==> flow/design.v <==
module ALU(
	input logic [1:0] i_ALU_Op,
	input logic [15:0] i_ALU_1,
	input logic [15:0] i_ALU_2,
	output logic [15:0] o_ALU_out,
	output o_N,
	output o_Z
);
	logic [15:0] ALU_out_temp;
	assign o_ALU_out = ALU_out_temp;
	assign o_N = o_ALU_out[15];
	assign o_Z = (o_ALU_out == 16'b0);
	always_comb begin
		case(i_ALU_Op)
			2'b00: ALU_out_temp = i_ALU_1 + i_ALU_2;
			2'b01: ALU_out_temp = i_ALU_1 - i_ALU_2;
			2'b10: ALU_out_temp = 2*i_ALU_2;
			2'b11: ALU_out_temp = i_ALU_1;
		endcase
	end
endmodule
module RF(
	input i_RF_write,
	input clk,
	input rst,
	input logic [2:0] i_reg_y,
	input logic [2:0] i_reg_x,
	input logic [2:0] i_reg_w,
	input logic [15:0] i_data_w,
	output logic [15:0] o_data_1,
	output logic [15:0] o_data_2
);
	logic [15:0] r0;
	logic [15:0] r1;
	logic [15:0] r2;
	logic [15:0] r3;
	logic [15:0] r4;
	logic [15:0] r5;
	logic [15:0] r6;
	logic [15:0] r7;
	logic [15:0] data_temp_1;
	logic [15:0] data_temp_2;
	assign o_data_1 = data_temp_1;
	assign o_data_2 = data_temp_2;
	always_comb begin
		case(i_reg_x)
			3'b000: data_temp_1 = r0;
			3'b001: data_temp_1 = r1;
			3'b010: data_temp_1 = r2;
			3'b011: data_temp_1 = r3;
			3'b100: data_temp_1 = r4;
			3'b101: data_temp_1 = r5;
			3'b110: data_temp_1 = r6;
			3'b111: data_temp_1 = r7;
		endcase
		case(i_reg_y)
			3'b000: data_temp_2 = r0;
			3'b001: data_temp_2 = r1;
			3'b010: data_temp_2 = r2;
			3'b011: data_temp_2 = r3;
			3'b100: data_temp_2 = r4;
			3'b101: data_temp_2 = r5;
			3'b110: data_temp_2 = r6;
			3'b111: data_temp_2 = r7;
		endcase
	end
	always_ff @(posedge clk or posedge rst) begin
		if(rst) begin
			r0 = 16'b0;
			r1 = 16'b0;
			r2 = 16'b0;
			r3 = 16'b0;
			r4 = 16'b0;
			r5 = 16'b0;
			r6 = 16'b0;
			r7 = 16'b0;
		end else begin 
			if(i_RF_write) begin
				case(i_reg_w)
					3'b000: r0 = i_data_w;
					3'b001: r1 = i_data_w;
					3'b010: r2 = i_data_w;
					3'b011: r3 = i_data_w;
					3'b100: r4 = i_data_w;
					3'b101: r5 = i_data_w;
					3'b110: r6 = i_data_w;
					3'b111: r7 = i_data_w;
				endcase
			end
		end
	end
endmodule
module datapath(
	input rst,
	input clk, 
	input logic [15:0] i_mem_rddata,
	input logic i_PC_write,
	input logic i_Addr_sel,
	input logic i_mem_wr,
	input logic i_MDR_load,
	input logic i_IR_load,
	input logic i_OpA_sel,
	input logic i_OpAB_load,
	input logic [1:0] i_ALU_1_sel,
	input logic [1:0] i_ALU_2_sel,
	input logic [1:0] i_ALUop_sel,
	input logic i_ALU_out,
	input logic i_RF_write,
	input logic i_Reg_in,
	input logic i_Flag_write,
	input logic i_RF_write_call,
	input logic i_mov_hi,
	output logic o_N,
	output logic o_Z,
	output logic [3:0] o_instr,
	output logic [15:0] o_mem_wrdata,
	output logic [15:0] o_mem_addr,
	output logic o_mem_rd,
	output logic o_mem_wr,
	output logic o_imm
);
	logic [15:0] ALU_in1;
	logic [15:0] ALU_in2;
	logic [15:0] ALU_out; 
	logic N_temp; 
	logic Z_temp;
	ALU ALU_inst(
		.i_ALU_Op(i_ALUop_sel),
		.i_ALU_1(ALU_in1),
		.i_ALU_2(ALU_in2),
		.o_ALU_out(ALU_out), 
		.o_Z(Z_temp),
		.o_N(N_temp)
	);
	always @ (posedge clk or posedge rst) begin 
		if (rst) begin 
			o_N <= 0;
			o_Z <= 0;
		end 
		else begin 
			if (i_Flag_write) begin 
				o_N <= N_temp; 
				o_Z <= Z_temp; 
			end 
		end 
	end 
	logic [2:0] reg_y;
	logic [2:0] reg_x; 
	logic [2:0] reg_w;
	logic [15:0] data_w; 
	logic [15:0] data_1;
	logic [15:0] data_2; 
	RF RF_inst (
		.i_RF_write(i_RF_write),
		.clk(clk),
		.rst(rst),
		.i_reg_y(reg_y),
		.i_reg_x(reg_x),
		.i_reg_w(reg_w),
		.i_data_w(data_w),
		.o_data_1(data_1),
		.o_data_2(data_2)
	); 
	logic [15:0] PC;
	logic [15:0] IR;
	logic [15:0] MDR; 
	logic [7:0] imm8; 
	logic [10:0] imm11; 
	logic [15:0] opA;
	logic [15:0] opB;
	logic [15:0] ALU_out_reg;
	logic [15:0] imm8_reg, imm11_reg; 
	assign imm8 = IR[15:8];
	assign imm11 = IR[15:5];
	assign imm8_reg = $signed(imm8);
	assign imm11_reg = {imm11[10], imm11[10], imm11[10], imm11[10], imm11, 1'b0};
	assign o_mem_addr = i_Addr_sel ? PC : opB;
	assign reg_x = i_OpA_sel ? 3'd1 : IR[7:5];
	assign reg_y = IR[10:8];
	assign reg_w = i_RF_write_call ? 3'b111 : reg_x;
	assign data_w = i_Reg_in ? MDR : ALU_out_reg;
	assign o_instr = IR[3:0];
	assign o_imm = IR[4]; 
	assign o_mem_wrdata = opA;
	always_comb begin
		case(i_ALU_1_sel) 
			2'b00: ALU_in1 = PC;
			2'b01: ALU_in1 = opA;
			2'b11: ALU_in1 = 16'b0;
			default: ALU_in1 = 1'b0;
		endcase
		case(i_ALU_2_sel)
			2'b00: ALU_in2 = opB;
			2'b01: ALU_in2 = 16'd2;
			2'b10: ALU_in2 = imm8_reg;
			2'b11: ALU_in2 = imm11_reg;
		endcase
	end
	always_ff @ (posedge clk) begin 
		if (rst) begin
			PC <= 16'b0; 
			IR <= 16'b0; 
			MDR <= 16'b0;
			opA <= 16'b0;
			opB <= 16'b0;
			ALU_out_reg <= 16'b0;
		end
		if(i_PC_write) PC <= ALU_out;
		if(i_IR_load) IR <= i_mem_rddata;
		if(i_OpAB_load) begin
			opA <= data_1;
			opB <= data_2;
		end
		if(i_MDR_load) MDR <= i_mem_rddata;
		if(i_ALU_out) begin
			if(i_mov_hi) ALU_out_reg <= {imm8,opA[7:0]};
			else ALU_out_reg <= ALU_out;
		end
	end 
endmodule
module control(
	input rst,
	input clk, 
	input i_N,
	input i_Z,
	input [3:0] i_instr,
	input i_imm,
	input i_mem_wait,  
	input i_mem_rddatavalid,  
	output logic o_PC_write,
	output logic o_Addr_sel,
	output logic o_mem_rd,
	output logic o_mem_wr,
	output logic o_MDR_load,
	output logic o_IR_load,
	output logic o_OpA_sel,
	output logic o_OpAB_load,
	output logic [1:0] o_ALU_1_sel,
	output logic [1:0] o_ALU_2_sel,
	output logic [1:0] o_ALUop_sel,
	output logic o_ALU_out,
	output logic o_RF_write,
	output logic o_RF_write_call,
	output logic o_Reg_in,
	output logic o_Flag_write,
	output logic o_mov_hi
);
	enum int unsigned 
	{ 
		S_RESET,
		S_FETCH,
		S_DECODE,
		S_ADD_ADDI,
		S_SAVE_MULTIPLY,
		S_LOAD_OPB,
		S_SAVE_PC,
		S_SAVE_REG,
		S_SUB_SUBI_CMP_CMPI,
		S_LD,
		S_LD_SAVE,
		S_LD_SAVE2,		
		S_ST,
		S_MV_MVI_MVHI,
		S_JR_JZ_JN,
		S_JR_JZ_JN_IMM,
		S_CALL,
		S_SAVE_REG_PC,
		S_FETCH_JMP_CALL,
		S_RX_TO_PC,
		S_DATA,
		S_SAVE_REG_PC_2,
		S_JUMP_TO_PC
	} state, nextstate;
	always_ff @ (posedge clk or posedge rst) begin
		if(rst) state <= S_RESET;
		else state <= nextstate;
	end 
	always_comb begin
		nextstate = state;
		o_PC_write = 1'b0;
		o_Addr_sel = 1'b0;
		o_mem_rd = 1'b0;
		o_mem_wr = 1'b0;
		o_MDR_load = 1'b0;
		o_IR_load = 1'b0;
		o_OpA_sel = 1'b0;
		o_OpAB_load = 1'b0;
		o_ALU_1_sel = 2'b0;
		o_ALU_2_sel = 2'b0;
		o_ALUop_sel= 2'b0;
		o_ALU_out = 1'b0;
		o_RF_write = 1'b0;
		o_Reg_in = 1'b0;
		o_Flag_write = 1'b0;
		o_RF_write_call = 1'b0;
		o_mov_hi = 1'b0;
		case(state)
			S_RESET: begin
				nextstate = S_FETCH;
			end
			S_FETCH: begin
				o_PC_write = ~i_mem_wait;  
				o_Addr_sel = 1'b1;
				o_mem_rd = 1'b1;    
				o_ALU_2_sel = 2'b01;
				nextstate = i_mem_wait ? state : S_DATA;
			end
			S_DATA: begin 
				o_IR_load = 1'b1;
				nextstate = i_mem_rddatavalid ? S_DECODE : state;
			end 
			S_DECODE: begin
				o_OpAB_load = 1'b1;
				if(i_instr == 4'b0001) 
					nextstate = S_ADD_ADDI;
				else if(i_instr == 4'b0010 | i_instr == 4'b0011)
					nextstate = S_SUB_SUBI_CMP_CMPI;
				else if(i_instr == 4'b0100)
					nextstate = S_LD;
				else if(i_instr == 4'b0101)
					nextstate = S_ST;
				else if(i_instr == 4'b0000 | i_instr == 4'b0110)
					nextstate = S_MV_MVI_MVHI;
				else if(i_instr == 4'b1000 | i_instr == 4'b1001 | i_instr == 4'b1010)
					nextstate = S_JR_JZ_JN;
				else if(i_instr == 4'b1100)
					nextstate = S_CALL;
			end
			S_ADD_ADDI: begin 
				if (i_imm) o_ALU_2_sel = 2'b10; 
				o_ALU_1_sel = 2'b01;
				o_ALU_out = 1'b1;
				o_Flag_write = 1'b1;
				nextstate = S_SAVE_REG;
			end 
			S_SAVE_REG: begin 
				o_RF_write = 1'b1;
				nextstate = S_FETCH;
			end 
			S_SAVE_MULTIPLY: begin 
				o_ALU_2_sel = 2'b11;
				o_ALU_out = 1'b1;
				o_ALUop_sel = 2'b10;
				nextstate = S_SAVE_REG_PC; 
			end 
			S_SAVE_REG_PC: begin
				o_RF_write = 1'b1;
				nextstate = S_LOAD_OPB;
			end
			S_LOAD_OPB: begin
				o_OpAB_load = 1'b1;
				nextstate = S_SAVE_PC;
			end
			S_SAVE_PC: begin
				o_PC_write = 1'b1;
				nextstate = S_FETCH;
			end
			S_SUB_SUBI_CMP_CMPI: begin 
				if (i_imm) begin 
					o_ALU_1_sel = 2'b01; 
					o_ALU_2_sel = 2'b10; 
					o_ALUop_sel = 2'b01; 
					o_ALU_out = 1'b1; 
					o_Flag_write = 1'b1; 
					if (i_instr == 4'b0010)
						nextstate = S_SAVE_REG; 
					else if (i_instr == 4'b0011)
						nextstate = S_FETCH; 
				end else begin 
					o_ALU_1_sel = 2'b01; 
					o_ALUop_sel = 2'b01; 
					o_ALU_out = 1'b1; 
					o_Flag_write = 1'b1; 
					if (i_instr == 4'b0010)
						nextstate = S_SAVE_REG; 
					else if (i_instr == 4'b0011)
						nextstate = S_FETCH; 
				end
			end 
			S_LD: begin 
				o_mem_rd = 1'b1;  
				nextstate = i_mem_wait ? state : S_LD_SAVE; 
			end
			S_LD_SAVE: begin
				o_MDR_load = 1'b1;
				nextstate = i_mem_rddatavalid ? S_LD_SAVE2 : state;
			end
			S_LD_SAVE2: begin 
				o_ALU_out = 1'b1;
				o_RF_write = 1'b1;
				o_Reg_in = 1'b1;
				nextstate = S_FETCH; 
			end 
			S_ST: begin
				o_mem_wr = 1'b1;  
				nextstate = i_mem_wait ? state : S_FETCH; 
			end
			S_MV_MVI_MVHI: begin
				if(i_instr == 4'b0000) begin
					if(i_imm) o_ALU_2_sel = 2'b10;
					else o_ALU_2_sel = 2'b00;
					o_ALU_1_sel = 2'b11;  
					o_ALUop_sel = 2'b00;
					o_ALU_out = 1'b1;
					nextstate = S_SAVE_REG;
				end 
				else if(i_instr == 4'b0110 && i_imm) begin
					o_mov_hi = 1'b1;
					o_ALUop_sel = 2'b00;
					o_ALU_out = 1'b1;
					nextstate = S_SAVE_REG;	
				end 
			end
			S_FETCH_JMP_CALL: begin
				o_PC_write = 1'b1;
				o_ALU_1_sel = 2'b00;
				o_ALU_2_sel = 2'b11;
				o_ALU_out = 1'b1;
				nextstate = S_FETCH; 
			end
			S_JR_JZ_JN: begin
				if(i_instr == 4'b1000) begin
					if(i_imm) nextstate = S_FETCH_JMP_CALL;
					else begin
						o_PC_write = 1'b1;
						o_ALU_1_sel = 2'b01;
						o_ALUop_sel = 2'b11;
						nextstate = S_FETCH;
					end
				end
				if(i_instr == 4'b1001) begin
					if(i_Z) begin
						if(i_imm) nextstate = S_FETCH_JMP_CALL;
						else begin
							o_PC_write = 1'b1;
							o_ALU_1_sel = 2'b01;
							o_ALUop_sel = 2'b11;
							nextstate =  S_FETCH;
						end
					end
					else nextstate = S_FETCH;
				end
				if(i_instr == 4'b1010) begin
					if(i_N) begin
						if(i_imm) nextstate = S_FETCH_JMP_CALL;
						else begin
							o_PC_write = 1'b1;
							o_ALU_1_sel = 2'b01;
							o_ALUop_sel = 2'b11;
							nextstate =  S_FETCH;
						end
					end
					else nextstate = S_FETCH;
				end
			end
			S_CALL: begin
				o_ALU_1_sel = 1'b0;
				o_ALUop_sel = 2'b11;
				o_ALU_out = 1'b1;
				nextstate = S_SAVE_REG_PC_2;
			end
			S_SAVE_REG_PC_2: begin
				o_RF_write = 1'b1;
				o_RF_write_call = 1'b1;
				if(i_imm) nextstate = S_FETCH_JMP_CALL;
				else nextstate = S_RX_TO_PC;
			end
			S_RX_TO_PC: begin
				o_PC_write = 1'b1;
				o_ALU_1_sel = 2'b01;
				nextstate = S_FETCH;
			end
		endcase
	end
endmodule
module cpu(
	input clk,
	input reset,
	input logic [15:0] i_mem_rddata,
	input logic i_mem_wait,  
	input logic i_mem_rddatavalid,  
	output logic [15:0] o_mem_wrdata,
	output logic [15:0] o_mem_addr,
	output logic o_mem_rd,
	output logic o_mem_wr
);
	logic PC_write;
	logic Addr_sel;
	logic mem_rd;
	logic mem_wr;
	logic MDR_load;
	logic IR_load;
	logic OpA_sel;
	logic OpAB_load;
	logic [1:0] ALU_1_sel;
	logic [1:0] ALU_2_sel;
	logic [1:0] ALUop_sel;
	logic ALU_out;
	logic RF_write;
	logic Reg_in;
	logic Flag_write;
	logic RF_write_call;
	logic mov_hi;
	logic N, Z, imm;
	logic [3:0] instr;
	datapath data(
		.rst(reset),
		.clk(clk), 
		.i_mem_rddata(i_mem_rddata),
		.i_PC_write(PC_write),
		.i_Addr_sel(Addr_sel),
		.i_mem_wr(mem_wr),
		.i_MDR_load(MDR_load),
		.i_IR_load(IR_load),
		.i_OpA_sel(OpA_sel),
		.i_OpAB_load(OpAB_load),
		.i_ALU_1_sel(ALU_1_sel),
		.i_ALU_2_sel(ALU_2_sel),
		.i_ALUop_sel(ALUop_sel),
		.i_ALU_out(ALU_out),
		.i_RF_write(RF_write),
		.i_Reg_in(Reg_in),
		.i_Flag_write(Flag_write),
		.i_RF_write_call(RF_write_call),
		.i_mov_hi(mov_hi),
		.o_N(N),
		.o_Z(Z),
		.o_instr(instr),
		.o_mem_wrdata(o_mem_wrdata),
		.o_mem_addr(o_mem_addr),
		.o_mem_rd(mem_rd),
		.o_mem_wr(mem_wr),
		.o_imm(imm)
	);
	control control(
		.rst(reset),
		.clk(clk),
		.i_N(N),
		.i_Z(Z),
		.i_instr(instr),
		.i_imm(imm),
		.i_mem_wait(i_mem_wait),
		.i_mem_rddatavalid(i_mem_rddatavalid),  
		.o_PC_write(PC_write),
		.o_Addr_sel(Addr_sel),
		.o_mem_rd(o_mem_rd),
		.o_mem_wr(o_mem_wr),
		.o_MDR_load(MDR_load),
		.o_IR_load(IR_load),
		.o_OpA_sel(OpA_sel),
		.o_OpAB_load(OpAB_load),
		.o_ALU_1_sel(ALU_1_sel),
		.o_ALU_2_sel(ALU_2_sel),
		.o_ALUop_sel(ALUop_sel),
		.o_ALU_out(ALU_out),
		.o_RF_write(RF_write),
		.o_Reg_in(Reg_in),
		.o_Flag_write(Flag_write),
		.o_RF_write_call(RF_write_call),
		.o_mov_hi(mov_hi)
	);
endmodule
Hand-over note for cpu

-- Step by step through the tools: cpu
Tool output for the design above before and after an edit, in the order of the flow.
"unedited" refers to lines of the RTL above, "edited" to lines of the edited file.
"difference": "edited" minus "unedited" as printed here.
Cell names lack the library's common part.
A cell with - has no value.
- top: cpu
- clock: clk
- cell library: sky130hd
- corner: tt_025C_1v80

-- Edit of the RTL
The edit as a unified diff against the file above.
The edited RTL no longer does the same as the RTL above: the edit was made by script, with no optimisation intended.
begin of diff
@@ -179,5 +179,7 @@
 	assign reg_y = IR[10:8];
 	assign reg_w = i_RF_write_call ? 3'b111 : reg_x;
-	assign data_w = i_Reg_in ? MDR : ALU_out_reg;
+	logic [15:0] data_w_dly;
+	always_ff @(posedge clk) data_w_dly <= i_Reg_in ? MDR : ALU_out_reg;
+	assign data_w = data_w_dly;
 	assign o_instr = IR[3:0];
 	assign o_imm = IR[4]; 
end of diff

-- After elaboration
Yosys after proc, flatten, opt, wreduce and memory -nomap, before mapping. Memory bits, and registers merged into a memory's read port (data or address), are not among the register bits. Print and check cells are not counted.
- bit counts (element ; unedited ; edited ; difference):
    input bits ; 20 ; 20 ; 0
    cells after elaboration ; 235 ; 236 ; +1
    output and inout bits ; 34 ; 34 ; 0
    bits in registers ; 258 ; 274 ; +16
- operators by class (element ; unedited ; edited ; difference):
    reductions and logical operators ; 42 ; 42 ; 0
    muxes and demuxes ; 94 ; 94 ; 0
    $add $sub $neg ; 2 ; 2 ; 0
    bitwise operators ; 13 ; 13 ; 0
    equality and inequality tests ; 67 ; 67 ; 0
Unchanged operator kinds not shown: 51.

-- Longest topological paths
Depth = most cells in a row (Yosys ltp): at word level without a register or memory, in the mapped netlist without a sequential cell, where the memories' decode and read muxes count.
- logic depth (element ; unedited ; edited ; difference):
    depth in word-level cells ; 15 ; 15 ; 0
    ABC_AREA ; 0 ; 0 ; -
    gate-level depth with buffers ; 22 ; 20 ; -2
    depth with buffers taken out ; 20 ; 19 ; -1

-- Netlist
The flow's flattened synthesis, as Yosys stat reports it; memories are mapped. The netlist is that of the ABC_AREA named above (0 if unset); the other value can give another one.
- mapped netlist (element ; unedited ; edited ; difference):
    flip-flop cells ; 243 ; 259 ; +16
    buffers ; 92 ; 76 ; -16
    area of sequential cells (sq um) ; 6562.5 ; 6882.9 ; +320.4
    cell count ; 1398 ; 1273 ; -125
    synthesis area (sq um) ; 13244.0 ; 14112.3 ; +868.3
- cell types (type ; unedited ; edited ; difference):
    mux2_2 ; 38 ; 174 ; +136
    nor2_1 ; 195 ; 112 ; -83
    a21oi_1 ; 152 ; 79 ; -73
    nand2_1 ; 150 ; 89 ; -61
    o21ai_0 ; 119 ; 79 ; -40
    a221oi_1 ; 26 ; 5 ; -21
    nand3_1 ; 31 ; 12 ; -19
    clkbuf_1 ; 76 ; 60 ; -16
    dfxtp_1 ; 0 ; 16 ; +16
    o22ai_1 ; 24 ; 14 ; -10
    a211oi_1 ; 20 ; 30 ; +10
    nor3_1 ; 12 ; 5 ; -7
    o211ai_1 ; 4 ; 11 ; +7
    o221a_2 ; 6 ; 0 ; -6
    o21ai_1 ; 4 ; 10 ; +6
    buf_1 ; 13 ; 8 ; -5
    mux4_2 ; 9 ; 14 ; +5
    or2_2 ; 9 ; 5 ; -4
Unchanged cell types not shown: 18.
The list need not be complete.
By module: a second synthesis without flattening, with its own total; a netlist apart from the flattened one above.
- second synthesis, totals (element ; unedited ; edited ; difference):
    cells (unflattened synthesis) ; 1259 ; 1301 ; +42
    area total of the unflattened synthesis (sq um) ; 14382.5 ; 14823.0 ; +440.5
Each row is one instance without its submodules.
- modules, unedited (module ; instances ; sequential area (sq um) ; cells ; area (sq um)):
    RF ; 1 ; 3203.1 ; 603 ; 7135.6
    datapath ; 1 ; 2932.8 ; 356 ; 4853.4
    ALU ; 1 ; 0.0 ; 207 ; 1493.9
    control ; 1 ; 426.7 ; 93 ; 899.6
    cpu ; 1 ; 0.0 ; 0 ; 0.0
- modules, edited (module ; instances ; sequential area (sq um) ; cells ; area (sq um)):
    RF ; 1 ; 3203.1 ; 603 ; 7135.6
    datapath ; 1 ; 3253.1 ; 372 ; 5173.7
    ALU ; 1 ; 0.0 ; 233 ; 1614.0
    control ; 1 ; 426.7 ; 93 ; 899.6
    cpu ; 1 ; 0.0 ; 0 ; 0.0

-- Worst setup path after synthesis
Path of least setup slack by OpenSTA after synthesis, without wires, with an ideal clock, recovery checks aside; 20% of the period is set as input and as output delay. Where synthesis merged equal registers, the netlist keeps one of their names.
- timing path after synthesis (element ; unedited ; edited ; difference):
    path kind ; input -> register ; input -> register ; -
    start ; input port reset ; input port reset ; -
    end ; register data.ALU_out_reg[0] ; register data.ALU_out_reg[0] ; -
    input delay (ns) ; 0.960 ; 0.960 ; 0.000
    stages on the path ; 2 ; 2 ; 0
    setup slack (ns) ; -1.260 ; -1.260 ; 0.000
    setup time (ns) ; 0.633 ; 0.633 ; 0.000
    required time (ns) ; 4.167 ; 4.167 ; 0.000
    buffers on the path ; 0 ; 0 ; 0
    clock period (ns) ; 4.8 ; 4.8 ; 0.0
    launch time at the first pin (ns) ; 0.960 ; 0.960 ; 0.000
    arrival time (ns) ; 5.427 ; 5.427 ; 0.000
    delay of the path (ns) ; 5.100 ; 5.100 ; 0.000
    synthesis period reached (ns) ; 6.06 ; 6.06 ; 0.00
"delay of the path" is the arrival time less input delay plus setup time.
"stages on the path": output pins that drive a net of the path, with the launching flip-flop's if there is one; two outputs of one cell count as two.
"synthesis period reached" is the clock period less the worst setup slack; recovery checks do not enter. This is arithmetic on one report: input and output delays are still those of the set period (20% each).
Between the ends stands the longest chain of elaborated cells between them, by number of cells; it is not shown to be the way that was timed. Of several equally long chains one is given.
A line is the first line of the expression or statement that the cell stems from. Yosys adds cells for indexed reads and writes and turns some case tables into memories.
A register here has more assigning lines than the two given.
unedited: The path ends at the enable pin of a flip-flop; only ways to that pin are counted.
On the way, after synthesis, unedited:
- path through: inv_1 nand2_1
- noted cells in the longest elaborated chain: 1
- elaborated cells between the ends (all ways) at 1
- source lines of those cells at 0
- classes of those cells: reduce/logical: 1
- ends and longest elaborated chain, after synthesis, unedited (element ; RTL line ; RTL):
    start: declaration ; 478 ; input reset,
    2-bit nonzero test ; - ;
    end: assignment ; 216 ; if(i_mov_hi) ALU_out_reg <= {imm8,opA[7:0]};
    end: assignment ; 217 ; else ALU_out_reg <= ALU_out;
    end: declaration ; 171 ; logic [15:0] ALU_out_reg;
edited: The path ends at the enable pin of a flip-flop; only ways to that pin are counted.
On the way, after synthesis, edited:
- path through: inv_1 nand2_1
- noted cells in the longest elaborated chain: 1
- elaborated cells between the ends (all ways) at 1
- source lines of those cells at 0
- classes of those cells: reduce/logical: 1
- ends and longest elaborated chain, after synthesis, edited (element ; RTL line ; RTL):
    start: declaration ; 480 ; input reset,
    2-bit nonzero test ; - ;
    end: assignment ; 218 ; if(i_mov_hi) ALU_out_reg <= {imm8,opA[7:0]};
    end: assignment ; 219 ; else ALU_out_reg <= ALU_out;
    end: declaration ; 171 ; logic [15:0] ALU_out_reg;

-- Timing after layout
Path of least setup slack in the final report of each run of set A (OpenROAD, finished layout, wires in). Where an end is a register, its clock arrival counts in the times.
- timing path post-layout (element ; unedited ; edited ; difference):
    path kind ; register -> register ; register -> register ; -
    start ; register data.IR[1] ; register data.IR[1] ; -
    end ; register data.ALU_out_reg[15] ; register data.o_Z ; -
    setup time (ns) ; 0.28 ; 0.06 ; -0.22
    setup slack (ns) ; 0.16 ; 0.13 ; -0.03
    required time (ns) ; 4.99 ; 5.21 ; +0.22
    launch time at the first pin (ns) ; 0.53 ; 0.53 ; 0.00
    clock period (ns) ; 4.73 ; 4.73 ; 0.00
    arrival time (ns) ; 4.83 ; 5.07 ; +0.24
    stages on the path ; 20 ; 20 ; 0
    buffers on the path ; 0 ; 2 ; +2
Between the ends stands the longest chain of elaborated cells between them, by number of cells; it is not shown to be the way that was timed. Of several equally long chains one is given.
A register here has more assigning lines than the two given.
unedited: Ways into the end's enable are left out, as the timed path ends at the data pin.
On the way, post-layout, unedited:
- path through: edfxtp_1 or3b_4 o21a_4 a32oi_2 nand2_2 nor4_4 nand3_2 o21ai_2 xor2_1 ha_1 a21o_1 a21oi_2 o22ai_1 nor2_1 a21oi_1 a31o_2 or2_2 mux2i_2 xnor2_2 a211oi_1
- noted cells in the longest elaborated chain: 15
- elaborated cells between the ends (all ways) at 47
- classes of those cells: add/sub: 2; eq/ne: 11; mux: 29; reduce/logical: 5
- ends and longest elaborated chain, post-layout, unedited (element ; RTL line ; RTL):
    start: declaration ; 165 ; logic [15:0] IR;
    start: assignment ; 202 ; IR <= 16'b0;
    start: assignment ; 209 ; if(i_IR_load) IR <= i_mem_rddata;
    4-bit == test ; 422 ; if(i_instr == 4'b1000) begin
    2-bit 2-to-1 mux ; 422 ;
    2-bit 2-to-1 mux ; 433 ; if(i_imm) nextstate = S_FETCH_JMP_CALL;
    2-bit 2-to-1 mux ; 432 ; if(i_Z) begin
    2-bit 2-to-1 mux ; 431 ; if(i_instr == 4'b1001) begin
    2-bit 2-to-1 mux ; 445 ; if(i_imm) nextstate = S_FETCH_JMP_CALL;
    2-bit 2-to-1 mux ; 444 ; if(i_N) begin
    2-bit 2-to-1 mux ; 443 ; if(i_instr == 4'b1010) begin
    2-bit parallel mux with 3-bit select ; 297 ; case(state)
    2-bit by 1-bit == test with 1-bit output ; 186 ; case(i_ALU_1_sel)
    16-bit parallel mux with 2-bit select ; 186 ;
    16-bit subtractor ; 16 ; 2'b01: ALU_out_temp = i_ALU_1 - i_ALU_2;
    16-bit parallel mux with 4-bit select ; 14 ; case(i_ALU_Op)
    16-bit 2-to-1 mux ; 216 ; if(i_mov_hi) ALU_out_reg <= {imm8,opA[7:0]};
    16-bit 2-to-1 mux ; 215 ; if(i_ALU_out) begin
    end: assignment ; 216 ;
    end: assignment ; 217 ; else ALU_out_reg <= ALU_out;
    end: declaration ; 171 ; logic [15:0] ALU_out_reg;
On the way, post-layout, edited:
- path through: edfxtp_1 buf_4 nor3b_4 a21oi_2 buf_4 mux2_4 a22oi_4 nand4_1 o21ai_1 xor2_1 ha_1 a21oi_2 o211ai_1 a31o_2 a41o_1 xor2_1 mux2i_2 and2_4 and4_1 a32o_1
- noted cells in the longest elaborated chain: 14
- elaborated cells between the ends (all ways) at 39
- classes of those cells: add/sub: 2; eq/ne: 10; mux: 22; reduce/logical: 5
- ends and longest elaborated chain, post-layout, edited (element ; RTL line ; RTL):
    start: declaration ; 165 ; logic [15:0] IR;
    start: assignment ; 204 ; IR <= 16'b0;
    start: assignment ; 211 ; if(i_IR_load) IR <= i_mem_rddata;
    4-bit == test ; 424 ; if(i_instr == 4'b1000) begin
    2-bit 2-to-1 mux ; 424 ;
    2-bit 2-to-1 mux ; 435 ; if(i_imm) nextstate = S_FETCH_JMP_CALL;
    2-bit 2-to-1 mux ; 434 ; if(i_Z) begin
    2-bit 2-to-1 mux ; 433 ; if(i_instr == 4'b1001) begin
    2-bit 2-to-1 mux ; 447 ; if(i_imm) nextstate = S_FETCH_JMP_CALL;
    2-bit 2-to-1 mux ; 446 ; if(i_N) begin
    2-bit 2-to-1 mux ; 445 ; if(i_instr == 4'b1010) begin
    2-bit parallel mux with 3-bit select ; 299 ; case(state)
    2-bit by 1-bit == test with 1-bit output ; 188 ; case(i_ALU_1_sel)
    16-bit parallel mux with 2-bit select ; 188 ;
    16-bit subtractor ; 16 ; 2'b01: ALU_out_temp = i_ALU_1 - i_ALU_2;
    16-bit parallel mux with 4-bit select ; 14 ; case(i_ALU_Op)
    16-bit zero test ; 12 ; assign o_Z = (o_ALU_out == 16'b0);
    end: assignment ; 138 ; o_Z <= 0;
    end: assignment ; 143 ; o_Z <= Z_temp;
    end: declaration ; 114 ; output logic o_Z,

-- Measured runs
Both versions went through the flow (Yosys, OpenROAD) with the same settings in each pair. Constraints: input delay and output delay 20% of the set period each, output load 0.01 pF.
Flow settings, set A:
- period_ns at 4.73
- CAP_MARGIN at 20
- CORE_MARGIN at 2
- CORE_UTILIZATION at 40
- SLEW_MARGIN at 20
- measured results, set A (element ; unedited ; edited ; difference):
    chip area in the Yosys report (sq um) ; 13244.0 ; 14112.3 ; +868.3
    die outline area (sq um) ; 34581.1 ; 36798.7 ; +2217.6
    total power after layout (µW) ; 11762 ; 12423 ; +661
    worst setup slack after layout (ns) ; 0.156 ; 0.132 ; -0.024
    period achieved (ns) ; 4.574 ; 4.598 ; +0.024
    total negative slack (ns) ; 0.000 ; 0.000 ; 0.000
    standard-cell area after layout (sq um) ; 15751.4 ; 16646.0 ; +894.6
    post-route utilization ; 0.484 ; 0.481 ; -0.003
Flow settings, set B:
- CAP_MARGIN at 5
- CELL_PAD_IN_SITES_DETAIL_PLACEMENT: 2
- CORE_UTILIZATION at 37
- CTS_CLUSTER_SIZE: 89
- GPL_ROUTABILITY_DRIVEN at 0
- MIN_ROUTING_LAYER: met2
- PLACE_DENSITY_LB_ADDON: 0.01
- SLEW_MARGIN at 0
- TNS_END_PERCENT at 75
- period_ns at 3.65
- CORE_MARGIN at 2
- measured results, set B (element ; unedited ; edited ; difference):
    chip area in the Yosys report (sq um) ; 13244.0 ; 14112.3 ; +868.3
    die outline area (sq um) ; 37324.3 ; 39720.5 ; +2396.2
    total power after layout (µW) ; 19316 ; 20072 ; +756
    worst setup slack after layout (ns) ; -1.416 ; -1.189 ; +0.227
    period achieved (ns) ; 5.066 ; 4.839 ; -0.227
    total negative slack (ns) ; -28.194 ; -18.250 ; +9.944
    standard-cell area after layout (sq um) ; 17309.1 ; 18238.7 ; +929.6
    post-route utilization ; 0.489 ; 0.485 ; -0.004
"period achieved": clock period set for the run, less the worst setup slack. It is reckoned from that one timing run; input and output delays stay at 20% of the period that was set.
By "total power after layout" is meant OpenSTA's value without simulated activity: inputs other than the clock are taken to toggle once in ten clock periods, and the tool carries that through the logic.

End of note.
